==> flow/design.v <==
`default_nettype none
module as2650(
	input reset,
	output [12:0] adr,
	input [7:0] dbus_in,
	output [7:0] dbus_out,
	output oeb,
	output rw,
	output opreq,
	output wrp,
	output m_io,
	output d_c,
	input sense,
	output flag,
	input clk
);
	reg [7:0] r0;
	reg [7:0] r123[2:0];
	reg [7:0] r123_2[2:0];
	reg [14:0] pc;
	reg [7:0] psu;
	reg [7:0] psl;
	reg [7:0] ins_reg;
	reg [14:0] stack[7:0];
	reg [7:0] cycle;
	reg halted;
	reg [7:0] holding_reg;
	reg [7:0] addr_buff;
	reg [1:0] idx_ctrl;
	assign flag = psu[6];
	reg r_opreq;
	assign opreq = r_opreq;
	reg r_rw;
	assign rw = r_rw;
	reg [12:0] r_addr;
	assign adr = r_addr;
	reg r_m_io;
	assign m_io = r_m_io;
	reg r_d_c;
	assign d_c = r_d_c;
	reg r_wrp;
	assign wrp = r_wrp;
	reg [7:0] b_buf;
	assign oeb = r_rw ? 0 : 1;
	assign dbus_out = b_buf;
	wire [7:0] instr_reg = ins_reg[1:0] == 0 ? r0 : (psl[4] ? r123_2[ins_reg[1:0] - 1] : r123[ins_reg[1:0] - 1]);
	wire [7:0] instr_reg_p1 = instr_reg + 1;
	wire [7:0] instr_reg_m1 = instr_reg - 1;
	wire [14:0] branch_addr = pc + (dbus_in[6:0] >= 64 ? -(64 - (dbus_in[6:0] - 64)) : dbus_in[6:0]);
	wire carry = psl[0];
	wire overflow = psl[2];
	wire [7:0] rrr = psl[3] ? {carry, instr_reg[7:1]} : {instr_reg[0], instr_reg[7:1]};
	wire [7:0] rrl = psl[3] ? {instr_reg[6:0], carry} : {instr_reg[6:0], instr_reg[7]};
	wire [7:0] input1 = ins_reg[3:2] == 0 ? holding_reg : instr_reg;
	wire [7:0] input2 = ins_reg[3:2] == 0 ? instr_reg : holding_reg;
	wire [7:0] alu_next = alu_step(input1, input2);
	wire [16:0] mul_res = r0 * (psl[4] ? r123_2[0] : r123[0]);
	always @(posedge clk) begin
		if(reset) begin
			pc <= 0;
			r0 <= 0;
			r123[0] <= 0;
			r123[1] <= 0;
			r123[2] <= 0;
			r123_2[0] <= 0;
			r123_2[1] <= 0;
			r123_2[2] <= 0;
			psu <= 0;
			psl <= 0;
			cycle <= 0;
			r_opreq <= 0;
			r_rw <= 0;
			r_addr <= 0;
			r_m_io <= 1;
			r_d_c <= 0;
			r_wrp <= 0;
			halted <= 0;
			idx_ctrl <= 0;
			b_buf <= 0;
		end else if(!halted) begin
			psu[7] <= sense;
			cycle <= cycle + 1;
			if(cycle == 0) begin  
				idx_ctrl <= 0;
				r_m_io <= 1;
				r_opreq <= 1;
				r_rw <= 0;
				r_addr <= pc[12:0];
				pc <= pc + 1;
			end else if(cycle == 1) begin  
				ins_reg <= dbus_in;
				r_opreq <= 0;
			end else begin
				if(ins_reg[4]) begin
					if(ins_reg[3]) begin
						if(ins_reg == 'h9B || ins_reg == 'hBB) begin
							if(cycle == 2) begin  
								pc <= pc + 1;
								r_addr <= pc[12:0];
								r_opreq <= 1;
								r_rw <= 0;
							end else if(cycle == 3) begin  
								if(dbus_in[7]) begin  
									r_addr <= branch_addr[12:0];
									r_opreq <= 1;
									r_rw <= 0;
									cycle <= 8;
									ins_reg <= ins_reg == 'h9B ? 'h1B : 'h3B;
								end else begin  
									pc <= {1'b0, 1'b0, branch_addr[12:0]};
									r_opreq <= 0;
									cycle <= 0;
								end
							end
						end else if(ins_reg == 'h9F || ins_reg == 'hBF) begin
							if(cycle == 2) begin
								pc <= pc + 1;
								r_addr <= pc;
								r_opreq <= 1;
								r_rw <= 0;
							end else if(cycle == 3) begin
								addr_buff <= dbus_in;
								pc <= pc + 1;
								r_addr <= pc;
							end else if(cycle == 4) begin
								if(ins_reg == 'hBF) begin
									stack[psu[2:0]] <= pc;
									psu[2:0] <= psu[2:0] + 1;
								end
								if(addr_buff[7]) begin  
									r_addr <= {addr_buff[4:0], dbus_in};
								end else begin  
									r_opreq <= 0;
									pc <= {addr_buff[4:0], dbus_in} + (psl[4] ? r123_2[2] : r123[2]);
									cycle <= 0;
								end
							end else if(cycle == 5) begin
								addr_buff <= dbus_in;
								r_addr <= r_addr + 1;
							end else if(cycle == 6) begin
								pc <= {addr_buff[6:0], dbus_in};
								r_opreq <= 0;
								cycle <= 0;
							end
						end else begin
							if(cycle == 2) begin
								if(ins_reg[7:4] == 'h5 || ins_reg[7:4] == 'h7 || ins_reg[7:4] == 'hD || ins_reg[7:4] == 'hF) begin
									write_reg(ins_reg[7:4] == 'hD ? instr_reg_p1 : (ins_reg[7:4] == 'hF ? instr_reg_m1 : instr_reg), ins_reg[1:0]);
									if((ins_reg[7:4] == 'hD ? instr_reg_p1 : (ins_reg[7:4] == 'hF ? instr_reg_m1 : instr_reg)) == 0) begin  
										pc <= pc + (ins_reg[2] ? 2 : 1);
										cycle <= 0;
									end else begin
										pc <= pc + 1;
										r_addr <= pc;
										r_opreq <= 1;
										r_rw <= 0;
									end
								end else begin
									if(
										((ins_reg[7:4] == 'h1 || ins_reg[7:4] == 'h3)
										&&
										(ins_reg[1:0] != 'b11 && ins_reg[1:0] != psl[7:6]))
										||
										((ins_reg[7:4] == 'h9 || ins_reg[7:4] == 'hB)
										&&
										(ins_reg[1:0] == psl[7:6]))
										) begin  
										pc <= pc + (ins_reg[2] ? 2 : 1);
										cycle <= 0;
									end else begin
										pc <= pc + 1;
										r_addr <= pc;
										r_opreq <= 1;
										r_rw <= 0;
									end
								end
							end else if(cycle == 3) begin
								if(!ins_reg[2]) begin  
									if(dbus_in[7]) begin  
										r_addr <= branch_addr[12:0];
										cycle <= 8;
									end else begin  
										push_stack();
										pc <= branch_addr[12:0];
										r_opreq <= 0;
										cycle <= 0;
									end
								end else begin  
									addr_buff <= dbus_in;
									pc <= pc + 1;
									r_addr <= pc;
								end
							end else if(cycle == 4) begin  
								if(addr_buff[7]) begin  
									r_addr <= {addr_buff[4:0], dbus_in};
									cycle <= 8;
								end else begin  
									push_stack();
									pc <= {addr_buff[6:0], dbus_in};
									r_opreq <= 0;
									cycle <= 0;
								end
							end else if(cycle == 8) begin  
								addr_buff <= dbus_in;
								r_addr <= r_addr + 1;
							end else if(cycle == 9) begin  
								push_stack();
								pc <= {dbus_in[4:0], addr_buff};
								r_opreq <= 0;
								cycle <= 0;
							end
						end
					end else begin
						if((ins_reg[7:4] == 'h1 || ins_reg[7:4] == 'h3) && ins_reg[2]) begin
							if(cycle == 2) begin
								if(ins_reg[1:0] == 'b11 || ins_reg[1:0] == psl[7:6]) begin  
									pc <= stack[psu[2:0] - 3'd1];
									psu[2:0] <= psu[2:0] - 1;
									if(ins_reg[7:4] == 'h3) begin  
										psu[5] <= 0;
									end
									cycle <= 0;
								end else begin  
									cycle <= 0;
								end
							end
						end else if((ins_reg[7:4] == 'h3 || ins_reg[7:4] == 'h7) && !ins_reg[2]) begin
							if(cycle == 2) begin
								r_opreq <= 1;
								r_rw <= 0;
								r_m_io <= 0;
								r_d_c <= ins_reg[7:4] == 'h7 ? 1 : 0;
							end else if(cycle == 3) begin
								set_cc_for(dbus_in);
								write_reg(dbus_in, ins_reg[1:0]);
								r_opreq <= 0;
								r_m_io <= 1;
								cycle <= 0;
							end
						end else if((ins_reg[7:4] == 'hB || ins_reg[7:4] == 'hF) && !ins_reg[2]) begin
							if(cycle == 2) begin
								r_opreq <= 1;
								r_rw <= 1;
								b_buf <= instr_reg;
								r_m_io <= 0;
								r_d_c <= ins_reg[7:4] == 'hF ? 1 : 0;
							end else if(cycle == 3) begin
								r_wrp <= 1;
							end else if(cycle == 4) begin
								r_wrp <= 0;
								r_opreq <= 0;
								r_rw <= 0;
								r_m_io <= 1;
								cycle <= 0;
							end
						end else if(ins_reg[7:4] == 'h5 && !ins_reg[2]) begin
							if(cycle == 2) begin
								if(psl[3]) begin
									psl[0] <= instr_reg[0];
									psl[5] <= instr_reg[6];
								end
								set_cc_for(rrr);
								write_reg(rrr, ins_reg[1:0]);
								cycle <= 0;
							end
						end else if(ins_reg[7:4] == 'hD && !ins_reg[2]) begin
							if(cycle == 2) begin
								if(psl[3]) begin
									psl[0] <= instr_reg[7];
									psl[5] <= instr_reg[4];
								end
								set_cc_for(rrl);
								write_reg(rrl, ins_reg[1:0]);
								cycle <= 0;
							end
						end else if(ins_reg[7:4] >= 'h94 && ins_reg[7:4] <= 'h97) begin  
							if(cycle == 2) begin
								write_reg(instr_reg + (psl[0] ? 0 : 'hA0) + (psl[5] ? 0 : 'h0A), ins_reg[1:0]);
								cycle <= 0;
							end
						end else begin
							if(cycle == 2) begin
								if(ins_reg == 'h90) begin  
									if(psl[4]) begin
										r123_2[1] <= mul_res[7:0];
										r123_2[2] <= mul_res[15:8];
									end else begin
										r123[1] <= mul_res[7:0];
										r123[2] <= mul_res[15:8];
									end
									cycle <= 0;
								end else if(ins_reg == 'h91) begin  
									if(psl[4]) begin
										r0 <= r123_2[0];
										r123_2[0] <= r0;
									end else begin
										r0 <= r123[0];
										r123[0] <= r0;
									end
									cycle <= 0;
								end else if(ins_reg == 'h10) begin  
									r0 <= stack[psu[2:0] - 3'd1][7:0];
									if(psl[4]) begin
										r123_2[0] <= stack[psu[2:0] - 3'd1][14:8];
									end else begin
										r123[0] <= stack[psu[2:0] - 3'd1][14:8];
									end
									psu[2:0] <= psu[2:0] - 1;
									cycle <= 0;
								end else if(ins_reg == 'h11) begin  
									stack[psu[2:0] - 3'd1][7:0] <= r0;
									if(psl[4]) begin
										stack[psu[2:0]][14:8] <= r123_2[0];
									end else begin
										stack[psu[2:0]][14:8] <= r123[0];
									end
									psu[2:0] <= psu[2:0] + 1;
									cycle <= 0;
								end else if(ins_reg == 'h12) begin
									r0 <= psu;
									set_cc_for(r0);
									cycle <= 0;
								end else if(ins_reg == 'h13) begin
									r0 <= psl;
									set_cc_for(r0);
									cycle <= 0;
								end else if(ins_reg == 'h92) begin
									psu <= r0;
								end else if(ins_reg == 'h93) begin
									psl <= r0;
								end else begin
									r_rw <= 0;
									r_opreq <= 1;
									pc <= pc + 1;
									r_addr <= pc;
								end
							end else if(cycle == 3) begin
								if(ins_reg == 'h74) begin
									psu <= psu & ~dbus_in;
								end else if(ins_reg == 'h75) begin
									psl <= psl & ~dbus_in;
								end else if(ins_reg == 'h76) begin
									psu <= psu | dbus_in;
								end else if(ins_reg == 'h77) begin
									psl <= psl | dbus_in;
								end else if(ins_reg == 'hB4 || ins_reg == 'hB6) begin
									psl[7:6] <= (psu & dbus_in) == dbus_in ? 0 : 2;
								end else if(ins_reg == 'hB5 || ins_reg == 'hB7) begin
									psl[7:6] <= (psl & dbus_in) == dbus_in ? 0 : 2;
								end else if(ins_reg >= 'hF4 && ins_reg <= 'hF7) begin  
									psl[7:6] <= (instr_reg & dbus_in) == dbus_in ? 0 : 2;
								end
								r_opreq <= 0;
								cycle <= 0;
							end
						end
					end
				end else begin
					if(cycle == 2) begin
						if(ins_reg == 'h40) begin  
							halted <= 1;
							cycle <= 0;
						end else if(ins_reg == 'hC0) begin  
							cycle <= 0;
						end else begin
							if(ins_reg[3:2] == 0) begin  
								if(ins_reg[7:4] == 0) begin  
									r0 <= instr_reg;
									set_cc_for(instr_reg);
									cycle <= 0;
								end else if(ins_reg[7:4] == 'hC && ins_reg[3:2] == 0) begin  
									write_reg(r0, ins_reg[1:0]);
									set_cc_for(r0);
									cycle <= 0;
								end else begin  
									holding_reg <= r0;
									cycle <= 4;
								end
							end else begin
								r_opreq <= 1;
								r_rw <= 0;
								r_addr <= pc[12:0];
								pc <= pc + 1;
								if(ins_reg[3:2] == 1) begin
									cycle <= 3;
								end else if(ins_reg[3:2] == 2) begin
									cycle <= 'b10_000000;
								end else if(ins_reg[3:2] == 3) begin
									cycle <= 'b11_000000;
								end
							end
						end
					end else if(cycle == 3) begin
						r_opreq <= 0;
						holding_reg <= dbus_in;
					end else if(cycle == 4) begin
						if(ins_reg[7:5] == 7) begin
							if(psl[1]) begin
								psl[7:6] <= input1 > input2 ? 'b01 : (input1 < input2 ? 'b10 : 'b00);
							end else begin
								psl[7:6] <= input1[7] == input2[7] ? (input1 > input2 ? 'b01 : (input1 < input2 ? 'b10 : 'b00)) : (input1[7] ? 'b10 : 'b01);
							end
						end else begin
							set_cc_for(alu_next);
							write_reg(alu_next, idx_ctrl != 0 || ins_reg[3:2] == 0 ? 0 : ins_reg[1:0]);
							if(ins_reg[7:5] == 4 || ins_reg[7:5] == 5) begin
								psl[5] <= alu_next[4];
								psl[2] <= input1[7] == input2[7] && alu_next[7] != input1[7];
								psl[0] <= alu_next < input1;
							end
						end
						r_opreq <= 0;
						cycle <= 0;
					end
					else if(cycle == 8) begin
						if(ins_reg >= 'hC4 && ins_reg <= 'hC7) begin
							cycle <= 0;
						end else begin
							r_wrp <= 1;
						end
					end else if(cycle == 9) begin
						r_rw <= 0;
						r_wrp <= 0;
						r_opreq <= 0;
						cycle <= 0;
					end
					else if(cycle == 'b10_000000) begin
						cycle <= dbus_in[7] ? 'b01_000000 : (ins_reg[7:5] == 6 ? 8 : 3);  
						r_addr <= pc[12:0] + 1 + (dbus_in[6:0] >= 64 ? -(64 - (dbus_in[6:0] - 64)) : dbus_in[6:0]);  
						if(!dbus_in[7]) begin
							setup_read();
						end
					end
					else if(cycle == 'b11_000000) begin
						addr_buff <= dbus_in;  
						r_addr <= r_addr + 1;  
						pc <= pc + 1;
					end else if(cycle == 'b11_000001) begin
						cycle <= addr_buff[7] ? 'b01_000000 : (ins_reg[7:5] == 6 ? 8 : 3);  
						idx_ctrl <= addr_buff[6:5];
						if(!addr_buff[7]) begin
							if(addr_buff[6:5] == 0) begin
								r_addr <= {addr_buff[4:0], dbus_in};
							end else begin
								r_addr <= {addr_buff[4:0], dbus_in} + (addr_buff[6:5] == 1 ? instr_reg_p1 : (addr_buff[6:5] == 2 ? instr_reg_m1 : instr_reg));
								write_reg(addr_buff[6:5] == 1 ? instr_reg_p1 : (addr_buff[6:5] == 2 ? instr_reg_m1 : instr_reg), ins_reg[1:0]);
							end
							setup_read();
						end else begin
							r_addr <= {addr_buff[4:0], dbus_in};
						end
					end
					else if(cycle == 'b01_000000) begin
						addr_buff <= dbus_in;  
						r_addr <= r_addr + 1;  
					end else if(cycle == 'b01_000001) begin
						if(idx_ctrl == 0) begin
							r_addr <= {addr_buff[4:0], dbus_in};
						end else begin
							r_addr <= {addr_buff[4:0], dbus_in} + (idx_ctrl[1:0] == 1 ? instr_reg_p1 : (idx_ctrl[1:0] == 2 ? instr_reg_m1 : instr_reg));
							write_reg(idx_ctrl[1:0] == 1 ? instr_reg_p1 : (idx_ctrl[1:0] == 2 ? instr_reg_m1 : instr_reg), ins_reg[1:0]);
						end
						cycle <= ins_reg[7:5] == 6 ? 8 : 3;  
						setup_read();
					end
				end
			end
		end
	end
	task write_reg(input [7:0] data, input [1:0] r_addr);
		begin
			if(r_addr == 0) begin
				r0 <= data;
			end else begin
				if(psl[4]) begin
					r123_2[r_addr - 1] <= data;
				end else begin
					r123[r_addr - 1] <= data;
				end
			end
		end
	endtask
	task push_stack();
		begin
			if(ins_reg[7:4] == 'h3 || ins_reg[7:4] == 'h7 || ins_reg[7:4] == 'hB) begin
				stack[psu[2:0]] <= pc;
				psu[2:0] <= psu[2:0] + 1;
			end
		end
	endtask
	task set_cc_for(input [7:0] val);
		begin
			psl[7:6] <= val > 127 ? 'b10 : (val != 0 ? 'b01 : 'b00);
		end
	endtask
	task setup_read();
		begin
			if(ins_reg[7:4] == 'hC) begin
				r_rw <= 1;
				b_buf <= addr_buff[6:5] != 0 ? r0 : instr_reg;  
				cycle <= 8;
			end
		end
	endtask
	function [7:0] alu_step(input [7:0] input1, input [7:0] input2);
		begin
			if(ins_reg[7:5] == 1) begin
				alu_step = input1 ^ input2;
			end else if(ins_reg[7:5] == 2) begin
				alu_step = input1 & input2;
			end else if(ins_reg[7:5] == 3) begin
				alu_step = input1 | input2;
			end else if(ins_reg[7:5] == 4) begin
				alu_step = input1 + input2 + (psl[3] && psl[0]);
			end else if(ins_reg[7:5] == 5) begin
				alu_step = input1 + ~input2 + (!psl[3] || psl[0]);
			end else begin
				alu_step = input2;
			end
		end
	endfunction
endmodule
Hand-over note for as2650

### Step by step through the tools: as2650

Each step is given for the RTL above and for the edited RTL.
Lines under "unedited" count in the file above, lines under "edited" in the edited file.
"change": "edited" minus "unedited" as printed here.
Cell names lack the library's common part.
A cell with - has no value.

| inputs | value |
|---|---|
| top module | as2650 |
| clock input | clk |
| cell library | sky130hd |
| corner | tt_025C_1v80 |

### Diff

The edit as a unified diff against the file above.
This change comes from a script, not from a designer. The edited design behaves differently; no optimisation was intended.

```diff
@@ -17,5 +17,5 @@
 	reg [7:0] r0;
 	reg [7:0] r123[2:0];
-	reg [7:0] r123_2[2:0];
+	reg [3:0] r123_2[2:0];
 	reg [14:0] pc;
 	reg [7:0] psu;
```

### Word-level counts

Yosys after proc, flatten, opt, wreduce and memory -nomap, before mapping. Memory bits, and registers merged into a memory's read port (data or address), are not among the register bits. Print and check cells are not counted.
Memory sizes are those after Yosys's memory passes, which may raise the word count (mostly to a power of two), join words into wider ones and drop unused or constant bits.

Operators by class:

| element | unedited | edited | change |
|---|---|---|---|
| order comparisons | 16 | 16 | 0 |
| bitwise operators | 45 | 45 | 0 |
| equality and inequality tests | 330 | 330 | 0 |
| multiplexer cells | 1688 | 1688 | 0 |
| reduce/logical cells | 101 | 101 | 0 |
| multiply operators | 1 | 1 | 0 |
| $add $sub $neg | 26 | 26 | 0 |

Operators by type and width:

| cell | unedited | edited | change |
|---|---|---|---|
| 2-to-1 mux 8 bit | 585 | 389 | -196 |
| 2-to-1 mux 4 bit | 5 | 201 | +196 |
| 2-to-1 mux 32 bit | 2 | 1 | -1 |
| OR reduction 32 bit | 2 | 1 | -1 |
| OR reduction 8 bit | 2 | 1 | -1 |
| 2-to-1 mux 16 bit | 0 | 1 | +1 |
| OR reduction 16 bit | 0 | 1 | +1 |
| OR reduction 4 bit | 0 | 1 | +1 |

Operator kinds equal on both sides are left out: 120.

Word-level totals:

| element | unedited | edited | change |
|---|---|---|---|
| bits in writable memories | 184 | 168 | -16 |
| cells after elaboration | 2238 | 2238 | 0 |
| memories | 3 | 3 | 0 |
| register bits | 100 | 100 | 0 |

### Depth

Longest topological path by Yosys (ltp), each cell counted once; first at word level (registers and memories cut), then after technology mapping (sequential cells cut; the memories' decode and read muxes count).

Logic depth:

| element | unedited | edited | change |
|---|---|---|---|
| depth after elaboration | 25 | 25 | 0 |
| ABC_AREA | 0 | 0 | - |
| depth in mapped cells | 26 | 26 | 0 |

### Netlist

Yosys stat after the flow's synthesis: flattened, memories mapped to cells. It holds for the ABC_AREA given above (unset counts as 0); a run with the other value may have another netlist.

Cell types:

| type | unedited | edited | change |
|---|---|---|---|
| o21ai_0 | 225 | 279 | +54 |
| mux2i_1 | 97 | 149 | +52 |
| mux4_2 | 37 | 7 | -30 |
| o221ai_1 | 44 | 17 | -27 |
| o22ai_1 | 83 | 109 | +26 |
| nor2_1 | 337 | 356 | +19 |
| nand3_1 | 95 | 114 | +19 |
| nand2_1 | 390 | 372 | -18 |
| edfxtp_1 | 208 | 192 | -16 |
| o211ai_1 | 54 | 70 | +16 |
| a21o_1 | 38 | 22 | -16 |
| clkbuf_1 | 267 | 254 | -13 |
| nor3_1 | 77 | 90 | +13 |
| buf_1 | 35 | 22 | -13 |
| nand2b_1 | 17 | 30 | +13 |
| nor4_1 | 42 | 31 | -11 |
| a311oi_1 | 20 | 10 | -10 |
| a221o_1 | 17 | 7 | -10 |

Cell types equal on both sides are left out: 15.
The list need not be complete.

Synthesis totals:

| element | unedited | edited | change |
|---|---|---|---|
| standard cells after synthesis | 3609 | 3661 | +52 |
| cell area after synthesis (um^2) | 29045.4 | 28543.6 | -501.8 |
| mapped flip-flops | 284 | 268 | -16 |

### Worst setup path after synthesis

Source: OpenSTA report_checks on the synthesized netlist (no wires, ideal clock, input and output delay 20% of the period each), path of least setup slack; recovery checks are left aside. Register names are those of the netlist, which keeps one name where synthesis merged equal registers.

Timing path after synthesis:

| element | unedited | edited | change |
|---|---|---|---|
| path kind | register to register | input to register | - |
| start point | register ins_reg[0] | input dbus_in[1] | - |
| end point | register (no name shown) | register pc[10] | - |
| time at the first pin (ps) | 0 | 1600 | +1600 |
| arrival (ps) | 6163 | 5474 | -689 |
| setup time (ps) | 95 | 122 | +27 |
| setup slack (ps) | 1741 | 2404 | +663 |
| period (ps) | 8000 | 8000 | 0 |
| stages on the path | 24 | 23 | -1 |
| delay of the path (ps) | 6258 | 3996 | -2262 |
| synthesis period reached (ps) | 6259 | 5596 | -663 |

"delay of the path" is the arrival time less input delay plus setup time.
"stages on the path" counts driving pins, that of a launching flip-flop among them; a cell with two outputs on the path counts twice.
"synthesis period reached" = period - worst setup slack (recovery checks aside). The figure is calculated, with input and output delays left at 20% of the set period.
The rows between start and end are the longest chain of elaborated cells between them; the timing report does not say that the signal goes this way. Where chains are equally long, one stands for them.
A line is the first line of the expression or statement that the cell stems from. Yosys adds cells for indexed reads and writes and turns some case tables into memories.
At most two assigning lines are given for a register; there are more.

| between the ends, after synthesis, unedited | value |
|---|---|
| path through | edfxtp_1 -> buf_6 -> clkbuf_1 -> inv_1 -> ha_1 -> buf_2 -> buf_4 -> buf_1 -> mux4_2 -> a221oi_2 -> clkbuf_1 -> ha_1 -> clkbuf_1 -> or3_1 -> o32a_1 -> o21ai_0 -> mux2i_1 -> a2bb2oi_1 -> inv_1 -> ha_1 -> nand4_1 -> o21ai_0 -> or4_1 -> a221oi_1 |

RTL lines, path after synthesis, unedited:

| element | RTL line | text |
|---|---|---|
| start: declaration | 23 | `reg [7:0] ins_reg;` |
| start: assignment | 91 | `ins_reg <= dbus_in;` |
| start: assignment | 108 | `ins_reg <= ins_reg == 'h9B ? 'h1B : 'h3B;` |

unedited: No chain of elaborated cells between the ends is given.

| between the ends, after synthesis, edited | value |
|---|---|
| path through | clkbuf_1 -> inv_1 -> ha_1 -> nand2b_1 -> nand2_1 -> a32oi_1 -> or3_1 -> xnor2_1 -> nand2_1 -> xnor2_1 -> ha_1 -> clkbuf_1 -> nand4_1 -> nor2_1 -> nand2_1 -> o21ai_0 -> a21oi_1 -> xnor2_1 -> mux2_2 -> a211o_1 -> a32o_1 -> a211oi_1 -> o21ai_1 |
| cells in the longest elaborated chain | 15 |

RTL lines, path after synthesis, edited:

| element | RTL line | text |
|---|---|---|
| start: declaration | 5 | `input [7:0] dbus_in,` |
| subtractor 7 x 7 -> 8 bit | 49 | `wire [14:0] branch_addr = pc + (dbus_in[6:0] >= 64 ? -(64 - (dbus_in[6:0] - 64)) : dbus_in[6:0]);` |
| subtractor 8 x 8 -> 9 bit | 49 |  |
| negation 13 bit | 49 |  |
| 2-to-1 mux 13 bit | 49 |  |
| adder 13 bit | 49 |  |
| 2-to-1 mux 15 bit | 179 | `if(dbus_in[7]) begin` |
| 2-to-1 mux 15 bit | 178 | `if(!ins_reg[2]) begin` |
| 2-to-1 mux 15 bit | 177 | `end else if(cycle == 3) begin` |
| 2-to-1 mux 15 bit | 146 | `if(cycle == 2) begin` |
| 2-to-1 mux 15 bit | 115 | `end else if(ins_reg == 'h9F \|\| ins_reg == 'hBF) begin` |
| 2-to-1 mux 15 bit | 96 | `if(ins_reg == 'h9B \|\| ins_reg == 'hBB) begin` |
| 2-to-1 mux 15 bit | 95 | `if(ins_reg[3]) begin` |
| 2-to-1 mux 15 bit | 94 | `if(ins_reg[4]) begin` |
| 2-to-1 mux 15 bit | 90 | `end else if(cycle == 1) begin` |
| 2-to-1 mux 15 bit | 83 | `if(cycle == 0) begin` |
| end: assignment | 89 | `pc <= pc + 1;` |
| end: assignment | 98 | `pc <= pc + 1;` |
| end: declaration | 20 | `reg [14:0] pc;` |

### Worst path after layout

From the final timing report of the runs of pair 1: the path of least setup slack in the routed layout; clock arrival at registers is part of the times.
The report prints the path's times to 10 ps; the period is as set.

Timing path after layout:

| element | unedited | edited | change |
|---|---|---|---|
| path kind | register to register | register to register | - |
| start point | register ins_reg[1] | register ins_reg[1] | - |
| end point | register r_addr[8] | register r_addr[12] | - |
| setup slack (ps) | 930 | 1390 | +460 |
| period (ps) | 8000 | 8000 | 0 |
| arrival (ps) | 7520 | 7140 | -380 |
| stages on the path | 25 | 23 | -2 |
| setup time (ps) | 140 | 70 | -70 |
| time at the first pin (ps) | 570 | 620 | +50 |

The rows between start and end are the longest chain of elaborated cells between them; the timing report does not say that the signal goes this way. Where chains are equally long, one stands for them.
The chain passes a memory read, where the word-level depth is cut; so it can be longer than that depth.
At most two assigning lines are given for a register; there are more.

| between the ends, after layout, unedited | value |
|---|---|
| path through | edfxtp_1 -> inv_1 -> ha_1 -> buf_4 -> mux2i_1 -> o22ai_1 -> nor3_2 -> buf_4 -> inv_1 -> buf_4 -> ha_1 -> o311ai_2 -> nor3_1 -> a22oi_1 -> xnor2_1 -> inv_1 -> ha_1 -> inv_1 -> o21bai_1 -> a21oi_1 -> nor2_1 -> o221ai_1 -> nand3_1 -> a222oi_1 -> a211oi_1 |
| cells in the longest elaborated chain | 22 |

RTL lines, path after layout, unedited:

| element | RTL line | text |
|---|---|---|
| start: declaration | 23 | `reg [7:0] ins_reg;` |
| start: assignment | 91 | `ins_reg <= dbus_in;` |
| start: assignment | 108 | `ins_reg <= ins_reg == 'h9B ? 'h1B : 'h3B;` |
| subtractor 2 x 1 -> 2 bit | 46 | `wire [7:0] instr_reg = ins_reg[1:0] == 0 ? r0 : (psl[4] ? r123_2[ins_reg[1:0] - 1] : r123[ins_reg[1:0] - 1]);` |
| memory read (4 x 8 bit) | 18 | `reg [7:0] r123[2:0];` |
| 2-to-1 mux 8 bit x2 | 46 |  |
| subtractor 8 x 1 -> 8 bit | 48 | `wire [7:0] instr_reg_m1 = instr_reg - 1;` |
| 2-to-1 mux 8 bit x2 | 460 | `r_addr <= {addr_buff[4:0], dbus_in} + (idx_ctrl[1:0] == 1 ? instr_reg_p1 : (idx_ctrl[1:0] == 2 ? instr_reg_m1 ...` |
| adder 13 x 8 -> 13 bit | 460 |  |
| 2-to-1 mux 13 bit | 457 | `if(idx_ctrl == 0) begin` |
| [6 not listed] | - |  |
| 2-to-1 mux 13 bit | 415 | `else if(cycle == 8) begin` |
| 2-to-1 mux 13 bit | 396 | `end else if(cycle == 4) begin` |
| 2-to-1 mux 13 bit | 393 | `end else if(cycle == 3) begin` |
| 2-to-1 mux 13 bit | 359 | `if(cycle == 2) begin` |
| 2-to-1 mux 13 bit | 94 | `if(ins_reg[4]) begin` |
| 2-to-1 mux 13 bit | 90 | `end else if(cycle == 1) begin` |
| 2-to-1 mux 13 bit | 83 | `if(cycle == 0) begin` |
| end: assignment | 88 | `r_addr <= pc[12:0];` |
| end: assignment | 99 | `r_addr <= pc[12:0];` |
| end: declaration | 35 | `reg [12:0] r_addr;` |

| between the ends, after layout, edited | value |
|---|---|
| path through | edfxtp_1 -> inv_1 -> ha_1 -> buf_4 -> mux2i_1 -> mux4_2 -> o21a_1 -> inv_2 -> ha_1 -> inv_1 -> o22ai_1 -> xnor2_1 -> ha_1 -> a21o_1 -> a21oi_1 -> o21bai_1 -> a21oi_1 -> o21ai_0 -> nand3_1 -> o21ai_0 -> o21ai_0 -> o311ai_0 -> a31oi_1 |
| cells in the longest elaborated chain | 22 |

RTL lines, path after layout, edited:

| element | RTL line | text |
|---|---|---|
| start: declaration | 23 | `reg [7:0] ins_reg;` |
| start: assignment | 91 | `ins_reg <= dbus_in;` |
| start: assignment | 108 | `ins_reg <= ins_reg == 'h9B ? 'h1B : 'h3B;` |
| subtractor 2 x 1 -> 2 bit | 46 | `wire [7:0] instr_reg = ins_reg[1:0] == 0 ? r0 : (psl[4] ? r123_2[ins_reg[1:0] - 1] : r123[ins_reg[1:0] - 1]);` |
| memory read (4 x 8 bit) | 18 | `reg [7:0] r123[2:0];` |
| 2-to-1 mux 8 bit x2 | 46 |  |
| subtractor 8 x 1 -> 8 bit | 48 | `wire [7:0] instr_reg_m1 = instr_reg - 1;` |
| 2-to-1 mux 8 bit x2 | 460 | `r_addr <= {addr_buff[4:0], dbus_in} + (idx_ctrl[1:0] == 1 ? instr_reg_p1 : (idx_ctrl[1:0] == 2 ? instr_reg_m1 ...` |
| adder 13 x 8 -> 13 bit | 460 |  |
| 2-to-1 mux 13 bit | 457 | `if(idx_ctrl == 0) begin` |
| [6 not listed] | - |  |
| 2-to-1 mux 13 bit | 415 | `else if(cycle == 8) begin` |
| 2-to-1 mux 13 bit | 396 | `end else if(cycle == 4) begin` |
| 2-to-1 mux 13 bit | 393 | `end else if(cycle == 3) begin` |
| 2-to-1 mux 13 bit | 359 | `if(cycle == 2) begin` |
| 2-to-1 mux 13 bit | 94 | `if(ins_reg[4]) begin` |
| 2-to-1 mux 13 bit | 90 | `end else if(cycle == 1) begin` |
| 2-to-1 mux 13 bit | 83 | `if(cycle == 0) begin` |
| end: assignment | 88 | `r_addr <= pc[12:0];` |
| end: assignment | 99 | `r_addr <= pc[12:0];` |
| end: declaration | 35 | `reg [12:0] r_addr;` |

### Flow runs

Both versions went through the flow (Yosys, OpenROAD) with the same settings in each pair. Constraints: input delay and output delay 20% of the set period each, output load 0.01 pF.

| flow settings, pair 1 | value |
|---|---|
| period_ns | 8.0 |
| CAP_MARGIN | 20 |
| CORE_MARGIN | 2 |
| CORE_UTILIZATION | 40 |
| SLEW_MARGIN | 20 |

Final reports, pair 1:

| element | unedited | edited | change |
|---|---|---|---|
| area inside the die boundary (um^2) | 74785.8 | 73511.5 | -1274.3 |
| smallest hold slack (ps) | 494 | 493 | -1 |
| reached clock period (ps) | 7068 | 6614 | -454 |
| setup TNS (ps) | 0 | 0 | 0 |
| worst setup slack after layout (ps) | 932 | 1386 | +454 |
| overall power (mW) | 8.868 | 9.097 | +0.229 |
| netlist area reported by Yosys (um^2) | 29045.4 | 28543.6 | -501.8 |
| utilization after routing (%) | 44.6 | 44.3 | -0.3 |
| area of the standard cells in the finished layout (um^2) | 32010.7 | 31207.4 | -803.3 |

| flow settings, pair 2 | value |
|---|---|
| CELL_PAD_IN_SITES_GLOBAL_PLACEMENT | 3 |
| CORE_MARGIN | 9 |
| CORE_UTILIZATION | 44 |
| CTS_CLUSTER_DIAMETER | 307 |
| PLACE_DENSITY_LB_ADDON | 0.2 |
| SETUP_SLACK_MARGIN | 2.51 |
| SLEW_MARGIN | 0 |
| TNS_END_PERCENT | 65 |
| period_ns | 9.07 |
| CAP_MARGIN | 20 |

Final reports, pair 2:

| element | unedited | edited |
|---|---|---|
| area inside the die boundary (um^2) | 75586.5 | - |
| smallest hold slack (ps) | 500 | - |
| reached clock period (ps) | 6372 | - |
| setup TNS (ps) | 0 | - |
| worst setup slack after layout (ps) | 2698 | - |
| overall power (mW) | 7.985 | - |
| netlist area reported by Yosys (um^2) | 29045.4 | - |
| utilization after routing (%) | 49.5 | - |
| area of the standard cells in the finished layout (um^2) | 32160.8 | - |

pair 2, edited: unfinished; error FLW-0024 in placement.
By "reached clock period" is meant the clock period of the run minus its worst setup slack. This is arithmetic on one report: input and output delays are still those of the set period (20% each).
"overall power": no workload was simulated; the value follows from the tool's default switching activity.

End of note.
